==> flow/design.v <==
module lcd_ctrl(clk, reset, datain, cmd, cmd_valid, dataout, output_valid, busy);
input           clk;
input           reset;
input   [7:0]   datain;
input   [2:0]   cmd;
input           cmd_valid;
output reg [7:0]   dataout;
output reg         output_valid;
output reg         busy;
reg cur_state,next_state;  
reg [5:0] img_counter;     
reg [2:0] row,col;         
reg [2:0] row_t,col_t;         
reg [5:0] out_pos;          
reg [2:0] cmd_reg;         
reg [7:0] data_buff[35:0];  
localparam REFLASH     = 3'd0;
localparam LOAD_DATA   = 3'd1;
localparam SHIFT_RIGHT = 3'd2;
localparam SHIFT_LEFT  = 3'd3;
localparam SHIFT_UP    = 3'd4;
localparam SHIFT_DOWN  = 3'd5;
localparam WAIT_CMD = 1'b0;
localparam PROCESS  = 1'b1;
always @ ( posedge clk or posedge reset ) begin    
    if (reset)  
        cur_state <= WAIT_CMD;
    else
        cur_state <= next_state;
end 
always @ ( * ) begin     
    case ( cur_state )
        WAIT_CMD : begin
            if ( cmd_valid )
                next_state = PROCESS;
            else
                next_state = WAIT_CMD;
        end
        PROCESS : begin
            if ( ( cmd_reg == REFLASH ) && img_counter[5:3] == 3'd2 && img_counter[2:0] == 3'd2 )
                next_state = WAIT_CMD;
            else
                next_state = PROCESS;
        end
    endcase
end
always @ (*) begin   
    row_t = row + img_counter[5:3];
    col_t = col + img_counter[2:0];
    out_pos = row_t * 6'd6 + col_t;
end
always @ ( posedge clk or posedge reset ) begin   
    if (reset) begin
        row <= 3'd2;
        col <= 3'd2;
        dataout <= 8'd0;
        output_valid <= 1'd0;
        busy <= 1'd0;
        cmd_reg <= REFLASH;
        img_counter <= 6'd0;
    end
    else begin
        if ( cur_state == WAIT_CMD ) begin
            if ( cmd_valid ) begin
                cmd_reg <= cmd;
                busy <= 1'd1;
            end
            img_counter <= 6'd0;
            output_valid <= 1'd0;
        end
        else begin
            case ( cmd_reg )
                REFLASH : begin
                    dataout <= data_buff[out_pos];
                    if ( img_counter[2:0] == 3'd2 ) begin
                        img_counter[5:3] <= img_counter[5:3] + 1'd1;
                        img_counter[2:0] <= 3'd0;
                    end
                    else begin
                        img_counter <= img_counter + 6'd1;
                    end
                    if ( img_counter[5:3] == 3'd2 && img_counter[2:0] == 3'd2 ) begin
                        busy <= 1'd0;
                    end
                    output_valid <= 1'd1;
                end
                LOAD_DATA : begin
                    if (img_counter == 6'd35) begin
                        img_counter <= 6'd0;
                        cmd_reg <= REFLASH;
                    end
                    else
                        img_counter <= img_counter + 6'd1;
                    data_buff[img_counter] <= datain;
                    row <= 3'd2;
                    col <= 3'd2;
                end
                SHIFT_RIGHT : begin
                    if ( col != 3'd3 )
                        col <= col + 3'd1;
                    cmd_reg <= REFLASH;
                end
                SHIFT_LEFT : begin
                    if ( col != 3'd0 )
                        col <= col - 3'd1;
                    cmd_reg <= REFLASH;
                end
                SHIFT_UP : begin
                    if ( row != 3'd0 )
                        row <= row - 3'd1;
                    cmd_reg <= REFLASH;
                end
                default : begin  
                    if ( row != 3'd3 )
                        row <= row + 3'd1;
                    cmd_reg <= REFLASH;
                end
            endcase
        end
    end
end
endmodule
; Reports on lcd_ctrl
; Module lcd_ctrl before and after one edit of its RTL, step after step.
; Lines under "before" count in the file above, lines under "after" in the edited file.
; "change" is "after" less "before", of the values as shown; "rel_change_pct" is that difference over "before", in percent.
; Cell names lack the library's common part.
; Not given: -
[setup]
top_module = lcd_ctrl
clk_port = clk
cell_library = sky130hd
pvt_corner = tt_025C_1v80

; The edit
; The edit as a unified diff against the file above.
; The edit is scripted: it alters the design's behaviour and was not made to optimise anything.
; begin of diff
@@ -1,3 +1,3 @@
-module lcd_ctrl(clk, reset, datain, cmd, cmd_valid, dataout, output_valid, busy);
+module lcd_ctrl(clk, reset, datain, cmd, cmd_valid, dataout_pin, output_valid, busy);
 input           clk;
 input           reset;
@@ -5,7 +5,9 @@
 input   [2:0]   cmd;
 input           cmd_valid;
-output reg [7:0]   dataout;
+output reg [7:0]   dataout_pin;
 output reg         output_valid;
 output reg         busy;
+reg [7:0] dataout;
+always @(posedge clk) dataout_pin <= dataout;
 reg cur_state,next_state;  
 reg [5:0] img_counter;     
; end of diff

; Word-level counts
; Counts by Yosys on the flattened word-level netlist (proc, flatten, opt, wreduce). Print and check cells are left out. Cells with the same type and inputs are merged into one.
[bits]
columns = element, before, after, change, rel_change_pct
row1 = regBits, 314, 322, 8, 2.55
row2 = word_cells, 224, 225, 1, 0.45
row3 = input_bits, 14, 14, 0, 0.00
[op_classes]
columns = element, before, after, change, rel_change_pct
row1 = n_mux, 28, 28, 0, 0.00
row2 = reduce_and_logical, 53, 53, 0, 0.00
row3 = n_logic, 3, 3, 0, 0.00
row4 = n_mul, 1, 1, 0, 0.00
row5 = n_eq, 86, 86, 0, 0.00
row6 = n_addsub, 9, 9, 0, 0.00
[op_table]
columns = operator, before, after, change, rel_change_pct
row1 = 4-bit AND reduction, 38, 38, 0, 0.00
row2 = 6-bit by 5-bit equality test with 1-bit output with constant B, 32, 32, 0, 0.00
row3 = 6-bit by 4-bit equality test with 1-bit output with constant B, 16, 16, 0, 0.00
row4 = 3-bit 2-to-1 mux, 13, 13, 0, 0.00
row5 = 6-bit by 3-bit equality test with 1-bit output with constant B, 8, 8, 0, 0.00
row6 = 6-bit equality test with constant B, 8, 8, 0, 0.00
row7 = 1-bit 2-to-1 mux, 8, 8, 0, 0.00
row8 = 3-bit by 2-bit equality test with 1-bit output with constant B, 4, 4, 0, 0.00
row9 = 6-bit by 2-bit equality test with 1-bit output with constant B, 4, 4, 0, 0.00
row10 = 2-bit inequality test with constant B, 4, 4, 0, 0.00
row11 = 3-bit nonzero test, 4, 4, 0, 0.00
row12 = 3-bit by 1-bit adder with 3-bit output with constant B, 3, 3, 0, 0.00
row13 = 1-bit logical AND, 3, 3, 0, 0.00
row14 = 1-bit inverter, 3, 3, 0, 0.00
row15 = 3-bit case mux with 2-bit select, 3, 3, 0, 0.00
row16 = 3-bit adder, 2, 2, 0, 0.00
row17 = 6-bit by 1-bit equality test with 1-bit output with constant B, 2, 2, 0, 0.00
row18 = 6-bit zero test, 2, 2, 0, 0.00
row19 = 2-bit by 1-bit inequality test with 1-bit output with constant B, 2, 2, 0, 0.00
row20 = 3-bit by 2-bit inequality test with 1-bit output with constant B, 2, 2, 0, 0.00
row21 = 3-bit case mux with 3-bit select, 2, 2, 0, 0.00
row22 = 3-bit AND reduction, 2, 2, 0, 0.00
row23 = 3-bit by 1-bit subtractor with 3-bit output with constant B, 2, 2, 0, 0.00
row24 = 6-bit by 1-bit adder with 6-bit output with constant B, 1, 1, 0, 0.00
row25 = 6-bit by 3-bit adder with 6-bit output, 1, 1, 0, 0.00
row26 = 3-bit by 1-bit equality test with 1-bit output with constant B, 1, 1, 0, 0.00
row27 = 3-bit equality test with constant B, 1, 1, 0, 0.00
row28 = 3-bit zero test, 1, 1, 0, 0.00
; The list need not be complete.

; Longest topological paths
; Longest topological path by Yosys (ltp), each cell counted once; first at word level (registers and memories cut), then after technology mapping (sequential cells cut; the memories' decode and read muxes count).
[depth]
columns = element, before, after, change, rel_change_pct
row1 = ltp_word, 5, 5, 0, 0.00
row2 = abc_area, 0, 0, -, -
row3 = ltp_mapped, 16, 19, 3, 18.75
row4 = ltp_nobuf, 15, 15, 0, 0.00

; After synthesis
; Source: synth_stat.txt of the flow (Yosys; design flattened, memories mapped). It holds for the ABC_AREA given above (unset counts as 0); a run with the other value may have another netlist.
[by_type]
columns = type, before, after, change, rel_change_pct
row1 = mux2i_1, 18, 42, 24, 133.33
row2 = nand3_1, 37, 60, 23, 62.16
row3 = a21oi_1, 23, 44, 21, 91.30
row4 = nor2_1, 45, 65, 20, 44.44
row5 = nand2_1, 84, 103, 19, 22.62
row6 = o21ai_1, 19, 1, -18, -94.74
row7 = nor3_1, 20, 37, 17, 85.00
row8 = clkbuf_1, 35, 51, 16, 45.71
row9 = mux4_2, 25, 9, -16, -64.00
row10 = o21ai_0, 27, 41, 14, 51.85
row11 = mux2_2, 20, 8, -12, -60.00
row12 = inv_1, 16, 24, 8, 50.00
row13 = and2_1, 13, 21, 8, 61.54
row14 = a31oi_1, 10, 18, 8, 80.00
row15 = dfxtp_1, 0, 8, 8, -
row16 = nand4_1, 17, 24, 7, 41.18
row17 = nor4_1, 8, 15, 7, 87.50
row18 = a211oi_1, 5, 11, 6, 120.00
; The list need not be complete.
[mapped]
columns = element, before, after, change, rel_change_pct
row1 = area_mm2, 0.0136343, 0.0146203, 0.0009860, 7.23
row2 = ff_cells, 314, 322, 8, 2.55
row3 = cells, 923, 1140, 217, 23.51

; Worst setup path after synthesis
; Source: OpenSTA report_checks on the synthesized netlist (no wires, ideal clock, input and output delay 20% of the period each), path of least setup slack; recovery checks are left aside. Register names are those of the netlist, which keeps one name where synthesis merged equal registers.
[synth_path]
columns = element, before, after, change, rel_change_pct
row1 = kind, register to register, register to register, -, -
row2 = from, reg row[1], reg row[1], -, -
row3 = to, reg dataout[1], reg dataout[1], -, -
row4 = driving_pins, 14, 17, 3, 21.43
row5 = n_path_buf, 1, 2, 1, 100.00
row6 = period_ns, 4.5, 4.5, 0.0, 0.00
row7 = t_required_ns, 4.374, 4.376, 0.002, 0.05
row8 = t_first_pin_ns, 0.000, 0.000, 0.000, -
row9 = path_delay_ns, 4.123, 4.431, 0.308, 7.47
row10 = slack_ns, 0.377, 0.069, -0.308, -
row11 = arrival_time_ns, 3.997, 4.307, 0.310, 7.76
row12 = period_less_setup_slack_ns, 4.123, 4.431, 0.308, 7.47
; "path_delay_ns" is the arrival time less input delay plus setup time.
; "driving_pins": output pins that drive a net of the path, with the launching flip-flop's if there is one; two outputs of one cell count as two.
; "period_less_setup_slack_ns" is the clock period less the worst setup slack; recovery checks do not enter. This is arithmetic on one report: input and output delays are still those of the set period (20% each).
; The rows between start and end are the longest chain of elaborated cells between them; the timing report does not say that the signal goes this way. Where chains are equally long, one stands for them.
; A line is the first line of the expression or statement that the cell stems from. Yosys adds cells for indexed reads and writes and turns some case tables into memories.
; At most two assigning lines are given for a register; there are more.
[synth_between_before]
cell_sequence = dfstp_2 inv_1 fa_1 inv_1 ha_1 inv_1 fa_1 xor2_1 clkbuf_1 mux4_2 a32oi_1 nand4_4 nor4b_4 o21ai_1
elab_chain_cells = 5
cone_cells = 40
lines_between = 3
classes_between = add/sub (2); mul (1); eq/ne (35); mux (1); reduce/logical (1)
[synth_rtl_before]
columns = element, line
row1 = start: declaration, 12  ; reg [2:0] row,col;
row2 = start: assignment, 110  ; row <= row - 3'd1;
row3 = start: assignment, 115  ; row <= row + 3'd1;
row4 = 3-bit adder, 48  ; row_t = row + img_counter[5:3];
row5 = 3-bit by 2-bit multiplier with 5-bit output, 50  ; out_pos = row_t * 6'd6 + col_t;
row6 = 6-bit by 3-bit adder with 6-bit output, 50
row7 = 6-bit equality test, 74  ; dataout <= data_buff[out_pos];
row8 = 8-bit case mux with 36-bit select, 74
row9 = end: assignment, 56  ; dataout <= 8'd0;
row10 = end: assignment, 74
row11 = end: declaration, 7  ; output reg [7:0]   dataout;
[synth_between_after]
cell_sequence = dfstp_2 inv_1 fa_1 inv_1 ha_1 inv_1 fa_1 clkbuf_1 nand2b_1 clkbuf_1 nor3_1 mux2i_1 nand2_1 a311oi_1 nand4_1 or3_1 o31a_1
elab_chain_cells = 5
cone_cells = 40
lines_between = 3
classes_between = add/sub (2); mul (1); eq/ne (35); mux (1); reduce/logical (1)
[synth_rtl_after]
columns = element, line
row1 = start: declaration, 14  ; reg [2:0] row,col;
row2 = start: assignment, 112  ; row <= row - 3'd1;
row3 = start: assignment, 117  ; row <= row + 3'd1;
row4 = 3-bit adder, 50  ; row_t = row + img_counter[5:3];
row5 = 3-bit by 2-bit multiplier with 5-bit output, 52  ; out_pos = row_t * 6'd6 + col_t;
row6 = 6-bit by 3-bit adder with 6-bit output, 52
row7 = 6-bit equality test, 76  ; dataout <= data_buff[out_pos];
row8 = 8-bit case mux with 36-bit select, 76
row9 = end: assignment, 58  ; dataout <= 8'd0;
row10 = end: assignment, 76
row11 = end: declaration, 10  ; reg [7:0] dataout;

; Worst path after layout
; Path of least setup slack in the final report of each run of pair 1 (OpenROAD, finished layout, wires in). Where an end is a register, its clock arrival counts in the times.
[layout_path]
columns = element, before, after, change, rel_change_pct
row1 = kind, register to register, register to register, -, -
row2 = from, reg row[1], reg row[1], -, -
row3 = to, reg dataout[2], reg dataout[3], -, -
row4 = n_path_buf, 2, 4, 2, 100.00
row5 = arrival_time_ns, 4.79, 4.86, 0.07, 1.46
row6 = t_first_pin_ns, 0.50, 0.55, 0.05, 10.00
row7 = period_ns, 4.46, 4.46, 0.00, 0.00
row8 = t_required_ns, 4.86, 4.90, 0.04, 0.82
row9 = slack_ns, 0.06, 0.04, -0.02, -
row10 = driving_pins, 16, 18, 2, 12.50
; The rows between start and end are the longest chain of elaborated cells between them; the timing report does not say that the signal goes this way. Where chains are equally long, one stands for them.
; At most two assigning lines are given for a register; there are more.
[layout_between_before]
cell_sequence = dfstp_2 inv_1 fa_1 inv_1 ha_1 fa_2 buf_4 nor2b_1 xnor2_1 a21oi_4 nor4_1 buf_4 a22oi_1 nand4_1 and4b_1 o21ai_1
elab_chain_cells = 5
cone_cells = 40
lines_between = 3
classes_between = add/sub (2); mul (1); eq/ne (35); mux (1); reduce/logical (1)
[layout_rtl_before]
columns = element, line
row1 = start: declaration, 12  ; reg [2:0] row,col;
row2 = start: assignment, 110  ; row <= row - 3'd1;
row3 = start: assignment, 115  ; row <= row + 3'd1;
row4 = 3-bit adder, 48  ; row_t = row + img_counter[5:3];
row5 = 3-bit by 2-bit multiplier with 5-bit output, 50  ; out_pos = row_t * 6'd6 + col_t;
row6 = 6-bit by 3-bit adder with 6-bit output, 50
row7 = 6-bit equality test, 74  ; dataout <= data_buff[out_pos];
row8 = 8-bit case mux with 36-bit select, 74
row9 = end: assignment, 56  ; dataout <= 8'd0;
row10 = end: assignment, 74
row11 = end: declaration, 7  ; output reg [7:0]   dataout;
[layout_between_after]
cell_sequence = dfstp_2 inv_2 fa_2 inv_2 ha_4 fa_2 buf_12 nand3b_1 buf_4 nor2_4 a32oi_4 a31oi_4 nor4_4 nand4b_1 buf_4 nor4b_4 buf_4 o21ai_2
elab_chain_cells = 5
cone_cells = 40
lines_between = 3
classes_between = add/sub (2); mul (1); eq/ne (35); mux (1); reduce/logical (1)
[layout_rtl_after]
columns = element, line
row1 = start: declaration, 14  ; reg [2:0] row,col;
row2 = start: assignment, 112  ; row <= row - 3'd1;
row3 = start: assignment, 117  ; row <= row + 3'd1;
row4 = 3-bit adder, 50  ; row_t = row + img_counter[5:3];
row5 = 3-bit by 2-bit multiplier with 5-bit output, 52  ; out_pos = row_t * 6'd6 + col_t;
row6 = 6-bit by 3-bit adder with 6-bit output, 52
row7 = 6-bit equality test, 76  ; dataout <= data_buff[out_pos];
row8 = 8-bit case mux with 36-bit select, 76
row9 = end: assignment, 58  ; dataout <= 8'd0;
row10 = end: assignment, 76
row11 = end: declaration, 10  ; reg [7:0] dataout;

; Measured runs
; Both versions went through the flow (Yosys, OpenROAD) with the same settings in each pair. Constraints: input delay and output delay 20% of the set period each, output load 0.01 pF.
[flow_settings_pair_1]
period_ns = 4.46
CAP_MARGIN = 20
CORE_MARGIN = 2
CORE_UTILIZATION = 40
SLEW_MARGIN = 20
[results_pair_1]
columns = element, before, after, change, rel_change_pct
row1 = final_cell_area_mm2, 0.0158902, 0.0191133, 0.0032231, 20.28
row2 = clock_period_reached_ns, 4.399, 4.421, 0.022, 0.50
row3 = design.die.area_mm2, 0.0355794, 0.0380952, 0.0025158, 7.07
row4 = finish.utilization_pct, 47.4, 52.7, 5.3, -
row5 = tns_setup_ns, 0.000, 0.000, 0.000, -
row6 = setup_ws_ns, 0.061, 0.039, -0.022, -
row7 = hold_worst_slack_ns, 0.489, 0.361, -0.128, -
row8 = yosys.chip_area_mm2, 0.0136343, 0.0146203, 0.0009860, 7.23
[flow_settings_pair_2]
ABC_AREA = 1
CELL_PAD_IN_SITES_GLOBAL_PLACEMENT = 2
CORE_MARGIN = 6
CORE_UTILIZATION = 32
CTS_CLUSTER_DIAMETER = 288
CTS_CLUSTER_SIZE = 46
GPL_ROUTABILITY_DRIVEN = 1
PLACE_DENSITY_LB_ADDON = 0.06
SETUP_SLACK_MARGIN = -0.21
TNS_END_PERCENT = 65
period_ns = 3.7
CAP_MARGIN = 20
SLEW_MARGIN = 20
[results_pair_2]
columns = element, before, after, change, rel_change_pct
row1 = final_cell_area_mm2, 0.0170889, 0.0172165, 0.0001276, 0.75
row2 = clock_period_reached_ns, 3.848, 3.865, 0.017, 0.44
row3 = design.die.area_mm2, 0.0489781, 0.0494618, 0.0004837, 0.99
row4 = finish.utilization_pct, 39.6, 39.7, 0.1, -
row5 = tns_setup_ns, -0.491, -1.017, -0.526, -
row6 = setup_ws_ns, -0.148, -0.165, -0.017, -
row7 = hold_worst_slack_ns, 0.506, 0.421, -0.085, -
row8 = yosys.chip_area_mm2, 0.0140197, 0.0141661, 0.0001464, 1.04
; By "clock_period_reached_ns" is meant the clock period of the run minus its worst setup slack. This is arithmetic on one report: input and output delays are still those of the set period (20% each).
